==> flow/design.v <==
module alu(
input [31:0] busA,busB,		 
input [3:0]func,		 
output reg[31:0] busC,		 
output [3:0] psr		 
);
wire  neg,zero,ov;		 
wire carry;			 
wire [31:0] addition;		 
wire caover;
assign {caover,addition[30:0]}=busA[30:0]+busB[30:0]; 	 
assign {carry,addition[31]}=busA[31]+busB[31]+caover;	 
assign neg=busC[31];									 
assign ov=caover^carry;									 
assign zero=(busC==0) ? 1 : 0;							 
always@(*)
begin
case(func)
	0:busC=busA&busB;	 
	1:busC=busA|busB;	 
	2:busC=~(busA|busB);	 
	3:busC=addition;	 
	4:busC=busA;		 
	5:busC=busA&busB;	 
	6:busC=busA|busB;	 
	7:busC=~(busA|busB);	 
	8:busC=busA+busB;	 
	9:busC=busA;		 
	10:busC=busA;		 
	11:begin busC[31:13]=19'b0;busC[12:0]=busA[12:0]; end				 
	12:begin busC[12:0]=busA[12:0]; busC[31:13]= (busA[12]==1) ? 19'b1111111111111111111 : 19'b0;end 	 
	13:busC=busA+1'b1;	 
	14:busC=busA+4'b100;	 
	15:busC={busA[31],busA[31],busA[31],busA[31],busA[31],busA[31:5]};		 
	default: busC=busA;
endcase
end
assign psr = {neg,zero,ov,carry};
endmodule
		module barrel_shifter
(
	input [31:0]	data_alu, 	 
	input 		shift_right,		 
	input [4:0]	sa, 	 
	output [31:0]	z 		 
);
wire [31:0] temp_1,temp_2,temp_3,temp_4,temp_5,temp_6,temp_7,temp_8,temp_9,temp_10;
assign temp_1=data_alu<<(16*sa[4]);
assign temp_2=temp_1<<(8*sa[3]);
assign temp_3=temp_2<<(4*sa[2]);
assign temp_4=temp_3<<(2*sa[1]);
assign temp_5=temp_4<<(sa[0]);
assign temp_6=data_alu>>(16*sa[4]);
assign temp_7=temp_6>>(8*sa[3]);
assign temp_8=temp_7>>(4*sa[2]);
assign temp_9=temp_8>>(2*sa[1]);
assign temp_10=temp_9>>(sa[0]);
assign	z= (shift_right==1) ? temp_10 : temp_5;  
endmodule
module control_branch_logic(
input ir13, 
input [3:0] psr, 
input [2:0] cond, 
output reg [1:0] out 
);
parameter Next=2'b00;
parameter Jump=2'b01;
parameter Dec=2'b10;
wire n,z,v,c;
assign {n,z,v,c} = psr;  
always@(*)
	begin
		case(cond)
		0:out=Next;  
		1:if(n==1)
			out=Jump; 
		else
			out=Next;
		2:if(z==1)
			out=Jump; 
		else
			out=Next;
		3:if(v==1)
			out=Jump; 
		else
			out=Next;
		4:if(c==1)
			out=Jump; 
		else
			out=Next;
		5:if(ir13==1)
			out=Jump; 
		else
			out=Next;
		6:out=Jump; 
		7:out=Dec; 
		endcase
	end
endmodule
module control_store (
input rst,
input [10:0]	address,
output reg[40:0] mir 
);
always@(*)
begin
if (rst)
	mir=41'b10000001000000100101010010100000000000000;	
else
begin
	case(address)
0:mir=41'b10000001000000100101010010100000000000000; 
1:mir=41'b00000000000000000000000010111100000000000; 
1152:mir=41'b10010100000000000000100101011011111111111; 
1280:mir=41'b10000001000000001111000010100000000000000; 
1281:mir=41'b10010101001010100001000100000000000000000; 
1282:mir=41'b10000101000010100001000100000000000000000; 
1283:mir=41'b10000001000010100000000100011000000000000; 
1600:mir=41'b00000000000000000000000010110111001000010;
1601:mir=41'b00000010000001000000100001111011111111111;
1602:mir=41'b10010100000000100001000110000000000000000;
1603:mir=41'b00000011000010000000100001111011111111111;
1604:mir=41'b00000000000000000000000010110111001000110;
1605:mir=41'b00000010000001000000100000011011111111111;
1606:mir=41'b10010100000000100001000101100000000000000;
1607:mir=41'b00000011000010000000100000011011111111111;
1608:mir=41'b00000000000000000000000010110111001001010;
1609:mir=41'b00000010000001000000100000111011111111111;
1610:mir=41'b10010100000000100001000101100000000000000;
1611:mir=41'b00000011000010000000100000111011111111111;
1624:mir=41'b00000000000000000000000010110111001011010;
1625:mir=41'b00000010000001000000100001011011111111111;
1626:mir=41'b10010100000000100001000101100000000000000;
1627:mir=41'b00000011000010000000100001011011111111111;
1688:mir=41'b00000000000000000000000010100011010011010;
1689:mir=41'b00000010000001000000100010011011111111111;
1690:mir=41'b10010100000000100001000101100000000000000;
1691:mir=41'b00000011000010000000100010011011111111111;
1760:mir=41'b00000000000000000000000010110111011100010;
1761:mir=41'b00000010000001100000000100011000000000000;
1762:mir=41'b10010100000000100001000110000000000000000;
1763:mir=41'b00000011000010100000000100011000000000000;
1792:mir=41'b00000010000001100001000100010111100000010;
1793:mir=41'b10000101000010000000110010111011111111111;
1794:mir=41'b10010100000000100001000110000000000000000;
1795:mir=41'b00000011000010100001000100011011100000001;
1808:mir=41'b00000010000001100001000100010111100010010;
1809:mir=41'b10010100000000100101000111111000000101000;
40:mir=41'b10010100000000100101000111100000000000000;
41:mir=41'b10010100000000100101000111100000000000000;
42:mir=41'b10010100000000100101000111100000000000000;
43:mir=41'b10010100000000100101000111100000000000000;
44:mir=41'b10000100000001000000001010111011111111111;
1810:mir=41'b10010100000000100001000110000000000000000;
1811:mir=41'b00000011000010100001000100011011100010001;
1088:mir=41'b00000000000000000000000010111000000000010;
1116:mir=41'b00000000000000000000000010111000000000010;
2:mir=41'b10010100000000100001000101000000000000000;
3:mir=41'b10000100000000100001000111100000000000000;
4:mir=41'b10000100000000100001000111100000000000000;
5:mir=41'b10010100000000100101000111100000000000000;
6:mir=41'b10010100000000100101000111100000000000000;
7:mir=41'b10010100000000100101000111100000000000000;
8:mir=41'b10010101001010100101000100010100000001100;
9:mir=41'b10010101001010100101000100010100000001101;
10:mir=41'b10010101001010100101000100001000000001100;
11:mir=41'b00000000000000000000000010111011111111111;
12:mir=41'b10000001000010100000000100011000000000000;
13:mir=41'b10010101001010100101000100010100000010000;
14:mir=41'b00000000000000000000000010110000000001100;
15:mir=41'b00000000000000000000000010111011111111111;
16:mir=41'b00000000000000000000000010110100000010011;
17:mir=41'b00000000000000000000000010100100000001100;
18:mir=41'b00000000000000000000000010111011111111111;
19:mir=41'b00000000000000000000000010101100000001100;
20:mir=41'b00000000000000000000000010111011111111111;
2047:mir=41'b10000000000000100000000111011000000000000;
2046:mir=41'b11111111111111111111111111111111111111111;
default:mir=41'b10000001000000100101010010100000000000000;
endcase
end
	end
endmodule
module csai(
input ack,rst,
input [10:0] actual_addr,
output reg [10:0] next_addr
);
always@(posedge ack)
next_addr <= rst ? 11'd0:actual_addr+11'd1;
endmodule
module decoder(
input[5:0] seleccion,
output reg [37:0] habilitador
);
always@(*)
begin
	case(seleccion)
		0:habilitador=38'b00000000000000000000000000000000000000;
		1:habilitador=38'b00000000000000000000000000000000000010;
		2:habilitador=38'b00000000000000000000000000000000000100;
		3:habilitador=38'b00000000000000000000000000000000001000;
		4:habilitador=38'b00000000000000000000000000000000010000;
		5:habilitador=38'b00000000000000000000000000000000100000;
		6:habilitador=38'b00000000000000000000000000000001000000;
		7:habilitador=38'b00000000000000000000000000000010000000;
		8:habilitador=38'b00000000000000000000000000000100000000;
		9:habilitador=38'b00000000000000000000000000001000000000;
		10:habilitador=38'b00000000000000000000000000010000000000;
		11:habilitador=38'b00000000000000000000000000100000000000;
		12:habilitador=38'b00000000000000000000000001000000000000;
		13:habilitador=38'b00000000000000000000000010000000000000;
		14:habilitador=38'b00000000000000000000000100000000000000;
		15:habilitador=38'b00000000000000000000001000000000000000;
		16:habilitador=38'b00000000000000000000010000000000000000;
		17:habilitador=38'b00000000000000000000100000000000000000;
		18:habilitador=38'b00000000000000000001000000000000000000;
		19:habilitador=38'b00000000000000000010000000000000000000;
		20:habilitador=38'b00000000000000000100000000000000000000;
		21:habilitador=38'b00000000000000001000000000000000000000;
		22:habilitador=38'b00000000000000010000000000000000000000;
		23:habilitador=38'b00000000000000100000000000000000000000;
		24:habilitador=38'b00000000000001000000000000000000000000;
		25:habilitador=38'b00000000000010000000000000000000000000;
		26:habilitador=38'b00000000000100000000000000000000000000;
		27:habilitador=38'b00000000001000000000000000000000000000;
		28:habilitador=38'b00000000010000000000000000000000000000;
		29:habilitador=38'b00000000100000000000000000000000000000;
		30:habilitador=38'b00000001000000000000000000000000000000;
		31:habilitador=38'b00000010000000000000000000000000000000;
		32:habilitador=38'b00000100000000000000000000000000000000;
		33:habilitador=38'b00001000000000000000000000000000000000;
		34:habilitador=38'b00010000000000000000000000000000000000;
		35:habilitador=38'b00100000000000000000000000000000000000;
		36:habilitador=38'b01000000000000000000000000000000000000;
		37:habilitador=38'b10000000000000000000000000000000000000;
		default:habilitador=38'b00000000000000000000000000000000000000;
	endcase
end
endmodule
module m_mir(
input clk,rst,
input [40:0] in_mir, 
output reg [40:0] out_mir 
);
parameter Reset=0; 	 
parameter [40:0] Refresh=1;	 
parameter rst_mir=41'b10000001000000100101010010100000000000000; 
reg rState,sState;	 
	always@(posedge clk)
	if (rst) rState <= Reset;
	else rState <= sState;
	always @ (*)
	case (rState)
	Reset:sState=Refresh;
	Refresh:sState=Refresh; 
	default: sState = Reset;
	endcase
	always@(posedge clk)
	if (rst) out_mir<=rst_mir;
	else
	case(sState)
	Reset:begin out_mir<=rst_mir; end
	Refresh:begin out_mir<=in_mir;end
	default:begin out_mir<=rst_mir;end
	endcase
endmodule
module multiplexor #(
parameter N=4,  
parameter M=8,  
parameter P=2   
)
(
input [P-1:0]selection, 
input[M*N-1:0] datain, 
output [M-1:0] dataout 
);
wire [31:0] temp; 
assign temp= datain>>(M*selection);
assign dataout= temp;
endmodule
module mux_csa(
input [10:0] in_a, in_b, in_c,in_d, 
input [1:0]  select, 
output [10:0] out 
);
assign out=(select==2'b00)?in_a:(select==2'b01)?in_b:(select==2'b10)?in_c:in_d;
endmodule
module mux_instruction_selector #(
	parameter M=6, 
	parameter N=1 
)
(
input [N-1:0]selection,
input [M-2:0] data_1, 
input [M-1:0] data_0,
output [M-1:0] z
);
assign z=(selection==1)? data_1:data_0;
endmodule
module psr(
input ccsignal,n,z,v,c,clk,rst, 
output reg nout,zout,vout,cout
);
parameter [1:0] Reset=2'b00;  
parameter [1:0] Wait=2'b01; 
parameter [1:0] Refresh=2'b10; 
reg [1:0] rState,sState; 
	always@(posedge clk)
	if (rst) rState <= Reset;
	else rState <= sState;
	always @ (*)
	case (rState)
	Reset: sState= (!rst) ? Wait:Reset ;
	Wait:begin sState= (rst) ? Reset:(!ccsignal) ? Refresh: Wait; end
	Refresh:begin sState= rst ? Reset : ccsignal ? Wait : Refresh; end
	default: sState = Reset;
	endcase
	always@(posedge clk)
	if (rst) begin nout<=0;vout<=0;zout<=0;cout<=0;end
	else
	case(sState)
	Reset:begin nout<=0;vout<=0;zout<=0;cout<=0;end
	Wait:begin nout<=nout;vout<=vout;zout<=zout;cout<=cout;end
	Refresh:begin nout<=n;vout<=v;zout<=z;cout<=c;end
	default:begin nout<=nout;vout<=vout;zout<=zout;cout<=cout;end
	endcase
endmodule
module registro (
	input clk,writer,rst,
	input [31:0] datain,
	output [31:0] dataout
);
reg [31:0] datareg;
	assign dataout=datareg;
always@(posedge clk)
begin
	if(rst)
	 datareg<=0;
	else if(writer)
	 datareg<=datain;
end
endmodule
module shifter
(
	input[31:0]	data_alu,
	input[4:0]	bus_b,
	input[3:0]	func,
	output [31:0]z	
);
wire [4:0] w_sa;
wire w_shift_right;
shifter_control sc(
.func(func),
.bus_b(bus_b[4:0]),
.shift_right(w_shift_right),
.sa(w_sa)
);
barrel_shifter bs(
.data_alu(data_alu),
.shift_right(w_shift_right),
.sa(w_sa),
.z(z)
);
endmodule
module shifter_control 
(
	input [3:0]	func,  
	input [4:0]	bus_b,  
	output reg	shift_right,  
	output reg[4:0] sa  
);
always@(*)
begin
	case(func)
	4: 	 begin shift_right=1'b1; sa=bus_b; end 
	9: 	 begin shift_right=1'b0; sa=2; end 
	10:	 begin shift_right=1'b0; sa=10; end 
	default: begin shift_right=1'b0; sa=0; end 
	endcase
end
endmodule
module control_section(
input clk,rst,
input [31:0] ir,
input [3:0] w_psr,  
output [40:0]mir
);
wire [40:0] w_mir,w_mir_in;
wire [10:0] w_ir_addr;
wire [10:0] 
	    w_next_addr, 
	    w_cs_addr; 
wire w_ir13;  
wire [2:0] w_cond;  
wire [1:0] w_sel_csa;  
assign w_ir13=ir[13];
assign w_cond=w_mir[13:11];
assign w_ir_addr={1'b1,ir[31:30],ir[24:19],2'b00};
assign mir=w_mir;
csai csai(
.actual_addr(w_cs_addr),
.ack(clk),
.rst(rst),
.next_addr(w_next_addr)
);
control_branch_logic cbl(
.ir13(w_ir13),
.psr(w_psr),
.cond(w_cond),
.out(w_sel_csa)
);
mux_csa csa_m(
.select(w_sel_csa),
.in_a(w_next_addr),
.in_b(w_mir[10:0]),
.in_c(w_ir_addr),
.in_d(0),
.out(w_cs_addr)
);
control_store cs(
.rst(rst),
.mir(w_mir_in),
.address(w_cs_addr)
);
m_mir mmir(
.in_mir(w_mir_in),
.clk(clk),
.rst(rst),
.out_mir(w_mir)
);
endmodule
module datapath #(
parameter R=16  
)
(
input clk,rst,
input [40:0] mir,
input [31:0] data_MM,  
output [31:0]	w_ir,
		busA,
		busB,
output [7:0] data,
output [3:0] w_psr
);
wire [5:0]	w_mux_a,    
		w_mux_b,    
		w_dec_c;    
wire [3:0]	w_flags;      
wire [31:0]	w_bus_a,
		w_data_alu,
		w_data_shifter,
		w_bus_b,
		w_bus_c;      
wire [37:0]		w_writer;   
wire [(32*(R+6)-1):0] 	w_data_reg;  
wire [31:0]		w_data_ir;   
wire [4:0]		w_auxiliar_a,
			w_auxiliar_b; 
assign w_data_reg[(R+6)*32-1:(R+5)*32]=w_data_ir;
assign w_ir=w_data_ir;
assign busA = w_bus_a;
assign busB = w_bus_b;
assign w_data_reg[31:0] = 0;
	registro reg_1(
		.rst(rst),			
		.clk(clk),
		.writer(w_writer[1]),
		.datain(w_bus_c),
		.dataout(w_data_reg[32*(2)-1:32*(1)])
		);
	registro reg_2(
		.rst(rst),			
		.clk(clk),
		.writer(w_writer[2]),
		.datain(w_bus_c),
		.dataout(w_data_reg[32*(3)-1:32*(2)])
		);
	registro reg_3(
		.rst(rst),			
		.clk(clk),
		.writer(w_writer[3]),
		.datain(w_bus_c),
		.dataout(w_data_reg[32*(4)-1:32*(3)])
		);
	registro reg_4(
		.rst(rst),			
		.clk(clk),
		.writer(w_writer[4]),
		.datain(w_bus_c),
		.dataout(w_data_reg[32*(5)-1:32*(4)])
		);
	registro reg_5(
		.rst(rst),			
		.clk(clk),
		.writer(w_writer[5]),
		.datain(w_bus_c),
		.dataout(w_data_reg[32*(6)-1:32*(5)])
		);
	registro reg_6(
		.rst(rst),			
		.clk(clk),
		.writer(w_writer[6]),
		.datain(w_bus_c),
		.dataout(w_data_reg[32*(7)-1:32*(6)])
		);
	registro reg_7(
		.rst(rst),			
		.clk(clk),
		.writer(w_writer[7]),
		.datain(w_bus_c),
		.dataout(w_data_reg[32*(8)-1:32*(7)])
		);
	registro reg_8(
		.rst(rst),			
		.clk(clk),
		.writer(w_writer[8]),
		.datain(w_bus_c),
		.dataout(w_data_reg[32*(9)-1:32*(8)])
		);
	registro reg_9(
		.rst(rst),			
		.clk(clk),
		.writer(w_writer[9]),
		.datain(w_bus_c),
		.dataout(w_data_reg[32*(10)-1:32*(9)])
		);
	registro reg_10(
		.rst(rst),			
		.clk(clk),
		.writer(w_writer[10]),
		.datain(w_bus_c),
		.dataout(w_data_reg[32*(11)-1:32*(10)])
		);
	registro reg_11(
		.rst(rst),			
		.clk(clk),
		.writer(w_writer[11]),
		.datain(w_bus_c),
		.dataout(w_data_reg[32*(12)-1:32*(11)])
		);
	registro reg_12(
		.rst(rst),			
		.clk(clk),
		.writer(w_writer[12]),
		.datain(w_bus_c),
		.dataout(w_data_reg[32*(13)-1:32*(12)])
		);
	registro reg_13(
		.rst(rst),			
		.clk(clk),
		.writer(w_writer[13]),
		.datain(w_bus_c),
		.dataout(w_data_reg[32*(14)-1:32*(13)])
		);
	registro reg_14(
		.rst(rst),			
		.clk(clk),
		.writer(w_writer[14]),
		.datain(w_bus_c),
		.dataout(w_data_reg[32*(15)-1:32*(14)])
		);
	registro reg_15(
		.rst(rst),			
		.clk(clk),
		.writer(w_writer[15]),
		.datain(w_bus_c),
		.dataout(w_data_reg[32*(16)-1:32*(15)])
		);
	registro pc(
		.rst(rst),
		.clk(clk),
		.writer(w_writer[R+16]),
		.datain(w_bus_c),
		.dataout(w_data_reg[32*(R+1)-1:32*(R)])
		);
	registro temp_0(
		.rst(rst),
		.clk(clk),
		.writer(w_writer[R+1+16]),
		.datain(w_bus_c),
		.dataout(w_data_reg[32*(R+2)-1:32*(R+1)])
		);
	registro temp_1(
		.rst(rst),
		.clk(clk),
		.writer(w_writer[R+2+16]),
		.datain(w_bus_c),
		.dataout(w_data_reg[32*(R+3)-1:32*(R+2)])
		);
	registro temp_2(
		.rst(rst),
		.clk(clk),
		.writer(w_writer[R+3+16]),
		.datain(w_bus_c),
		.dataout(w_data_reg[32*(R+4)-1:32*(R+3)])
		);
	registro temp_3(
		.rst(rst),
		.clk(clk),
		.writer(w_writer[R+4+16]),
		.datain(w_bus_c),
		.dataout(w_data_reg[32*(R+5)-1:32*(R+4)])
		);
	registro ir(
		.rst(rst),	
		.clk(clk),
		.writer(w_writer[R+5+16]),
		.datain(w_bus_c),
		.dataout(w_data_ir)
		);
	mux_instruction_selector #(.M(6)) mux_is_a(
		.selection(mir[34]),
		.data_0(mir[40:35]), 
		.data_1(w_data_ir[18:14]),  
		.z(w_mux_a)
	);
	mux_instruction_selector #(.M(6)) mux_is_b(
		.selection(mir[27]),
		.data_0(mir[33:28]),
		.data_1(w_data_ir[4:0]),  
		.z(w_mux_b)
	);
	mux_instruction_selector #(.M(6)) mux_is_c(
		.selection(mir[20]),
		.data_0(mir[26:21]),
		.data_1(w_data_ir[29:25]),  
		.z(w_dec_c)
	);
	assign w_auxiliar_a = (w_mux_a<16) ? w_mux_a : w_mux_a-6'b010000;
	assign w_auxiliar_b = (w_mux_b<16) ? w_mux_b : w_mux_b-6'b010000;
	multiplexor #(
		.N(22),  
		.M(32),  
		.P(5)    
		)
	selectionA(
		.selection(w_auxiliar_a),
		.datain(w_data_reg),
		.dataout(w_bus_a)
		);
	multiplexor #(
		.N(22),  
		.M(32),  
		.P(5)    
		)
	selectionB(
		.selection(w_auxiliar_b),
		.datain(w_data_reg),
		.dataout(w_bus_b)
		);
	multiplexor #(
		.N(2),  
		.M(32),  
		.P(1)    
		)
	selectionC(
		.selection(mir[19]),
		.datain({data_MM,w_data_shifter}),
		.dataout(w_bus_c)
		);
	decoder dec_c(
		.seleccion(w_dec_c),
		.habilitador(w_writer)
		);
	alu alu_1(
		.busA(w_bus_a),
		.busB(w_bus_b), 
		.func(mir[17:14]), 
		.busC(w_data_alu), 
		.psr(w_flags) 
		);
	psr psr(
		.clk(clk),
		.rst(rst),
		.ccsignal(mir[17]|mir[16]),
		.n(w_flags[3]),
		.z(w_flags[2]),
		.v(w_flags[1]),
		.c(w_flags[0]),
		.nout(w_psr[3]),
		.zout(w_psr[2]),
		.vout(w_psr[1]),
		.cout(w_psr[0])
		);
	shifter shift(
	.data_alu(w_data_alu),
	.bus_b(w_bus_b[4:0]),
	.func(mir[17:14]),
	.z(w_data_shifter)
	);
assign data=w_data_reg[32*(3)+7:32*(3)];
endmodule
module arc_core (
	input         clk,
	input         rst,         
	input  [31:0] mem_rdata,   
	output [31:0] mem_addr,    
	output [31:0] mem_wdata,   
	output        mem_rd,
	output        mem_wr
);
wire [31:0] w_ir;
wire [40:0] w_mir;
wire [3:0]  w_psr;
wire [31:0] w_bus_a, w_bus_b;
wire [7:0]  w_data_unused;
	control_section cs(
		.rst(rst),
		.clk(clk),
		.ir(w_ir),
		.w_psr(w_psr),
		.mir(w_mir)
		);
	datapath dapa (
		.rst(rst),
		.clk(clk),
		.mir(w_mir),
		.data_MM(mem_rdata),
		.w_psr(w_psr),
		.w_ir(w_ir),
		.busA(w_bus_a),
		.busB(w_bus_b),
		.data(w_data_unused)
		);
assign mem_addr  = w_bus_a;
assign mem_wdata = w_bus_b;
assign mem_rd    = w_mir[19];
assign mem_wr    = w_mir[18];
endmodule
Lab notebook: arc_core

* Reports on arc_core *
Each step is given for the RTL above and for the edited RTL.
"original" refers to lines of the RTL above, "edited" to lines of the edited file.
"difference" is "edited" less "original", of the values as shown; "relative change" is that difference over "original", in percent.
Operators carry their Yosys type and port widths (W data, S select, Z words).
Library cell names are shortened.
The mark - stands for no value.

set-up
  top = arc_core
  clock input = clk
  standard-cell library = sky130hd
  corner = tt_025C_1v80

* The edit *
Unified diff, file above to edited file.
This change comes from a script, not from a designer. The edited design behaves differently; no optimisation was intended.

begin of diff
@@ -616,10 +616,14 @@
 		.z(w_mux_a)
 	);
+	wire [5:0] w_mux_b_a, w_mux_b_b;
 	mux_instruction_selector #(.M(6)) mux_is_b(
 		.selection(mir[27]),
 		.data_0(mir[33:28]),
 		.data_1(w_data_ir[4:0]),  
-		.z(w_mux_b)
+		.z(w_mux_b_a)
 	);
+	mux_instruction_selector #(.M(6)) mux_is_b_b (.selection(mir[27]), .data_0(~(mir[33:28])),
+	    .data_1(w_data_ir[4:0]), .z(w_mux_b_b));
+	assign w_mux_b = w_mux_b_a ^ w_mux_b_b;
 	mux_instruction_selector #(.M(6)) mux_is_c(
 		.selection(mir[20]),
end of diff

* Elaborated design *
Yosys after proc, flatten, opt, wreduce and memory -nomap, before mapping. Memory bits, and registers merged into a memory's read port (data or address), are not among the register bits. Print and check cells are not counted. Equal cells are merged and count once.
Memory sizes are those after Yosys's memory passes, which may raise the word count (mostly to a power of two), join words into wider ones and drop unused or constant bits.

word-level totals
  what                             original  edited  difference  relative change (%)
  flip-flop bits (word level)      730       730     0           0.00
  bits in latches                  0         0       0           -
  bits in writable memories        0         0       0           -
  bits in read-only memories       2368      2368    0           0.00
  word width x clocked read ports  0         0       0           -
  memories                         1         1       0           0.00
  elaborated cells                 201       204     +3          +1.49

memories
  what                                     original     edited
  words x width with read and write ports  64x37 r1 w0  64x37 r1 w0

cells by class
  what                              original  edited  difference  relative change (%)
  $add $sub $neg                    9         9       0           0.00
  multiply operators                0         0       0           -
  div/mod/pow operators             0         0       0           -
  $lt $le $gt $ge                   2         2       0           0.00
  equality and inequality tests     93        93      0           0.00
  shifts and indexed selects        13        13      0           0.00
  muxes and demuxes                 30        31      +1          +3.33
  bitwise operators                 5         7       +2          +40.00
  reductions and logical operators  20        20      0           0.00

operators by type and width
  operator       original  edited  difference  relative change (%)
  $mux W6        3         4       +1          +33.33
  $not A6 Y6     0         1       +1          -
  $xor A6 B6 Y6  0         1       +1          -

Operator kinds equal on both sides are left out: 65.

* Depth *
Yosys ltp: most cells in a row. Word level: on the elaborated netlist, between registers, memories and ports. Mapped: between sequential cells and ports; inverters and the memories' decode and read muxes count.

logic depth
  what                          original  edited  difference  relative change (%)
  depth after elaboration       14        16      +2          +14.29
  ABC_AREA                      0         0       -           -
  mapped depth                  38        32      -6          -15.79
  mapped depth without buffers  29        25      -4          -13.79

* Netlist *
The flow's flattened synthesis, as Yosys stat reports it; memories are mapped. The netlist is that of the ABC_AREA named above (0 if unset); the other value can give another one.

synthesis totals
  what                             original  edited   difference  relative change (%)
  cells in the netlist             5876      5085     -791        -13.46
  cell area after synthesis (µm²)  44594.0   39969.6  -4624.4     -10.37
  mapped flip-flops                681       660      -21         -3.08
  buffers                          538       469      -69         -12.83

cells by type
  cell      original  edited  difference  relative change (%)
  nand3_1   837       169     -668        -79.81
  nand3b_1  8         403     +395        +4937.50
  nand2_1   914       628     -286        -31.29
  o21ai_1   140       36      -104        -74.29
  mux2i_1   216       122     -94         -43.52
  a21oi_1   215       308     +93         +43.26
  and3_1    110       24      -86         -78.18
  nor2_1    239       309     +70         +29.29
  a211oi_1  67        132     +65         +97.01
  a21o_1    110       66      -44         -40.00
  a311oi_1  46        9       -37         -80.43
  nor3b_1   10        46      +36         +360.00
  a31oi_1   54        89      +35         +64.81
  o41ai_1   10        42      +32         +320.00
  inv_1     97        128     +31         +31.96
  a221oi_1  55        29      -26         -47.27
  a41o_1    24        1       -23         -95.83
  dfxtp_1   681       660     -21         -3.08

Cell types equal on both sides are left out: 19.
The list need not be complete.
The figures by module come from a second, unflattened synthesis with its own total; it is not the netlist above.

second synthesis, totals
  what                                           original  edited   difference  relative change (%)
  cells (unflattened synthesis)                  5124      5142     +18         +0.35
  area total of the unflattened synthesis (µm²)  50581.0   50718.6  +137.6      +0.27

Each row is one instance without its submodules.

modules, original
  module                          times used  cells  area (µm²)
  registro                        21          103    1163.6
  multiplexor                     2           511    5886.9
  alu                             1           853    5512.8
  barrel_shifter                  1           469    3533.4
  control_store                   1           311    2006.9
  m_mir                           1           86     1103.6
  multiplexor                     1           36     544.3
  csai                            1           48     455.4
  decoder                         1           61     331.6
  mux_csa                         1           13     267.8
  psr                             1           19     234.0
  mux_instruction_selector (M=6)  3           6      65.1
  shifter_control                 1           10     96.3
  control_branch_logic            1           9      60.1

original: Modules not listed: 4.

modules, edited
  module                          times used  cells  area (µm²)
  registro                        21          103    1163.6
  multiplexor                     2           511    5886.9
  alu                             1           853    5512.8
  barrel_shifter                  1           469    3533.4
  control_store                   1           311    2006.9
  m_mir                           1           86     1103.6
  multiplexor                     1           36     544.3
  csai                            1           48     455.4
  decoder                         1           61     331.6
  mux_csa                         1           13     267.8
  mux_instruction_selector (M=6)  4           6      65.1
  psr                             1           19     234.0
  shifter_control                 1           10     96.3
  datapath                        1           16     95.1

edited: Modules not listed: 4.

* Worst setup path after synthesis *
OpenSTA on the mapped netlist: ideal clock, no wires. The path of least setup slack (recovery checks aside). Input and output delay are each 20% of the period. Register names are those of the netlist, which keeps one name where synthesis merged equal registers.

timing path after synthesis
  what                           original                         edited                        difference  relative change (%)
  path kind                      reg-to-reg                       reg-to-reg                    -           -
  start                          register cs.mmir.out_mir[39]     register cs.mmir.out_mir[34]  -           -
  end                            register dapa.reg_9.datareg[17]  register dapa.pc.datareg[24]  -           -
  period (ns)                    12.0                             12.0                          0.0         0.00
  setup time (ns)                0.127                            0.058                         -0.069      -
  time at the first pin (ns)     0.000                            0.000                         0.000       -
  data arrival time (ns)         7.928                            6.553                         -1.375      -17.34
  path slack (ns)                3.945                            5.390                         +1.445      -
  path delay (ns)                8.055                            6.611                         -1.444      -17.93
  stages on the path             36                               30                            -6          -16.67
  path buffers                   9                                6                             -3          -33.33
  synthesis period reached (ns)  8.055                            6.61                          -1.445      -17.94

"path delay" = arrival - input delay + setup time.
"stages on the path": output pins that drive a net of the path, with the launching flip-flop's if there is one; two outputs of one cell count as two.
"synthesis period reached" is the clock period less the worst setup slack; recovery checks do not enter. This is arithmetic on one report: input and output delays are still those of the set period (20% each).
A register here has more assigning lines than the two given.

between the ends, after synthesis, original
  path through = dfxtp_1 -> buf_2 -> buf_4 -> buf_2 -> mux2_2 -> buf_4 -> clkbuf_1 -> buf_1 -> buf_1 -> buf_1 -> nand2_1 -> nand3_1 -> a21oi_1 -> o41ai_1 -> ha_1 -> nand3_1 -> nand4b_1 -> a211o_1 -> a21oi_1 -> o211ai_1 -> a21boi_0 -> o21a_1 -> nor2_1 -> fa_1 -> o221a_2 -> nand2_1 -> a211oi_1 -> a32oi_1 -> o31ai_1 -> mux2i_4 -> mux2i_2 -> o22ai_1 -> o21bai_1 -> a311oi_2 -> buf_2 -> o21ai_0

RTL lines, path after synthesis, original
  what             RTL line  text
  start, declared  244       output reg [40:0] out_mir
  start, assigned  260       if (rst) out_mir<=rst_mir;
  start, assigned  263       Reset:begin out_mir<=rst_mir; end
  end, assigned    339       datareg<=0;
  end, assigned    341       datareg<=datain;
  end, declared    334       reg [31:0] datareg;

original: No chain of elaborated cells between the ends is given.
Nets of the timed path that keep an RTL name, with a line that drives or declares them; the list need not be complete.

named nets, after synthesis, original
  net            RTL line  text
  mem_wdata[10]  279       assign temp= datain>>(M*selection);

between the ends, after synthesis, edited
  path through = dfxtp_1 -> buf_6 -> mux2_4 -> buf_6 -> buf_12 -> buf_8 -> buf_6 -> mux2i_1 -> o221ai_1 -> o211ai_1 -> a21oi_4 -> ha_1 -> and2_1 -> a221o_1 -> a2111o_1 -> o22ai_1 -> o21ai_0 -> a21o_1 -> a21oi_1 -> fa_1 -> o21ai_0 -> a21oi_1 -> o2111ai_1 -> o21ai_2 -> mux2_2 -> mux4_2 -> or3_4 -> a221oi_4 -> buf_6 -> a21o_1

RTL lines, path after synthesis, edited
  what             RTL line  text
  start, declared  244       output reg [40:0] out_mir
  start, assigned  260       if (rst) out_mir<=rst_mir;
  start, assigned  263       Reset:begin out_mir<=rst_mir; end
  end, assigned    339       datareg<=0;
  end, assigned    341       datareg<=datain;
  end, declared    334       reg [31:0] datareg;

edited: No chain of elaborated cells between the ends is given.

named nets, after synthesis, edited
  net           RTL line  text
  mem_addr[14]  279       assign temp= datain>>(M*selection);

* Timing after layout *
From the final timing report of each run of pair A: the path of least setup slack in the routed layout; clock arrival at registers is part of the times.

timing path after layout
  what                        original                         edited                           difference  relative change (%)
  path kind                   reg-to-reg                       reg-to-reg                       -           -
  start                       register cs.mmir.out_mir[27]     register cs.mmir.out_mir[34]     -           -
  end                         register dapa.reg_3.datareg[26]  register dapa.reg_1.datareg[24]  -           -
  period (ns)                 11.3                             11.3                             0.0         0.00
  setup time (ns)             0.09                             0.05                             -0.04       -
  time at the first pin (ns)  0.68                             0.64                             -0.04       -5.88
  data arrival time (ns)      10.97                            10.01                            -0.96       -8.75
  path slack (ns)             0.92                             1.86                             +0.94       -
  stages on the path          30                               27                               -3          -10.00
  path buffers                1                                3                                +2          +200.00

A register here has more assigning lines than the two given.

between the ends, after layout, original
  path through = dfxtp_1 -> mux2i_4 -> buf_4 -> nand2_1 -> a21oi_1 -> a211oi_1 -> nor3_1 -> a21o_1 -> ha_1 -> a211oi_1 -> o21ai_0 -> nand4b_1 -> a211o_1 -> a21oi_1 -> o211ai_1 -> a21boi_0 -> o21a_1 -> nor2_1 -> fa_1 -> o221a_2 -> nand2_1 -> a211oi_1 -> a32oi_1 -> o31ai_1 -> mux2i_4 -> mux2i_2 -> o22ai_1 -> a211oi_1 -> a211o_1 -> o21ai_0

RTL lines, path after layout, original
  what             RTL line  text
  start, declared  244       output reg [40:0] out_mir
  start, assigned  260       if (rst) out_mir<=rst_mir;
  start, assigned  263       Reset:begin out_mir<=rst_mir; end
  end, assigned    339       datareg<=0;
  end, assigned    341       datareg<=datain;
  end, declared    334       reg [31:0] datareg;

original: No chain of elaborated cells between the ends is given.

between the ends, after layout, edited
  path through = dfxtp_2 -> buf_4 -> mux2_2 -> buf_4 -> nor2_4 -> a31oi_1 -> a31oi_1 -> nand2_1 -> ha_1 -> a21o_1 -> a221o_1 -> a2111o_1 -> o22ai_1 -> o21ai_0 -> a21o_1 -> a21oi_1 -> fa_1 -> o21ai_0 -> a21oi_1 -> o2111ai_1 -> o21ai_2 -> mux2_2 -> mux4_2 -> or3_4 -> a221oi_4 -> buf_6 -> a21o_1

RTL lines, path after layout, edited
  what             RTL line  text
  start, declared  244       output reg [40:0] out_mir
  start, assigned  260       if (rst) out_mir<=rst_mir;
  start, assigned  263       Reset:begin out_mir<=rst_mir; end
  end, assigned    339       datareg<=0;
  end, assigned    341       datareg<=datain;
  end, declared    334       reg [31:0] datareg;

edited: No chain of elaborated cells between the ends is given.

* Measured runs *
Runs of the flow (Yosys, OpenROAD) on both versions; the two runs of a pair have the same settings. The constraints put input and output delay at 20% of the set period each and load the outputs with 0.01 pF.

flow settings, pair A
  CORE_UTILIZATION = 40
  period_ns = 11.3
  CAP_MARGIN = 20
  CORE_MARGIN = 2
  SLEW_MARGIN = 20

final reports, pair A
  what                                     original  edited    difference  relative change (%)
  chip area after synthesis (Yosys) (µm²)  44594.0   39969.6   -4624.4     -10.37
  die footprint (µm²)                      114173.0  102467.0  -11706.0    -10.25
  standard-cell area after layout (µm²)    49601.3   44542.7   -5058.6     -10.20
  lowest setup slack (ns)                  0.916     1.859     +0.943      -
  setup total negative slack (ns)          0.000     0.000     0.000       -
  lowest hold slack (ns)                   0.468     0.452     -0.016      -
  clock period reached (ns)                10.384    9.441     -0.943      -9.08

flow settings, pair B
  ABC_AREA = 1
  CORE_UTILIZATION = 31
  CTS_CLUSTER_DIAMETER = 49
  GPL_ROUTABILITY_DRIVEN = 1
  GPL_TIMING_DRIVEN = 0
  period_ns = 10.0
  CAP_MARGIN = 20
  CORE_MARGIN = 2
  SLEW_MARGIN = 20

final reports, pair B
  what                                     original  edited    difference  relative change (%)
  chip area after synthesis (Yosys) (µm²)  48091.1   41472.3   -6618.8     -13.76
  die footprint (µm²)                      158301.0  136722.0  -21579.0    -13.63
  standard-cell area after layout (µm²)    56741.9   47772.1   -8969.8     -15.81
  lowest setup slack (ns)                  -0.256    1.524     +1.780      -
  setup total negative slack (ns)          -17.926   0.000     +17.926     -
  lowest hold slack (ns)                   0.436     0.423     -0.013      -
  clock period reached (ns)                10.256    8.476     -1.780      -17.36

"clock period reached" is the run's clock period less its worst setup slack. It is reckoned from that one timing run; input and output delays stay at 20% of the period that was set.
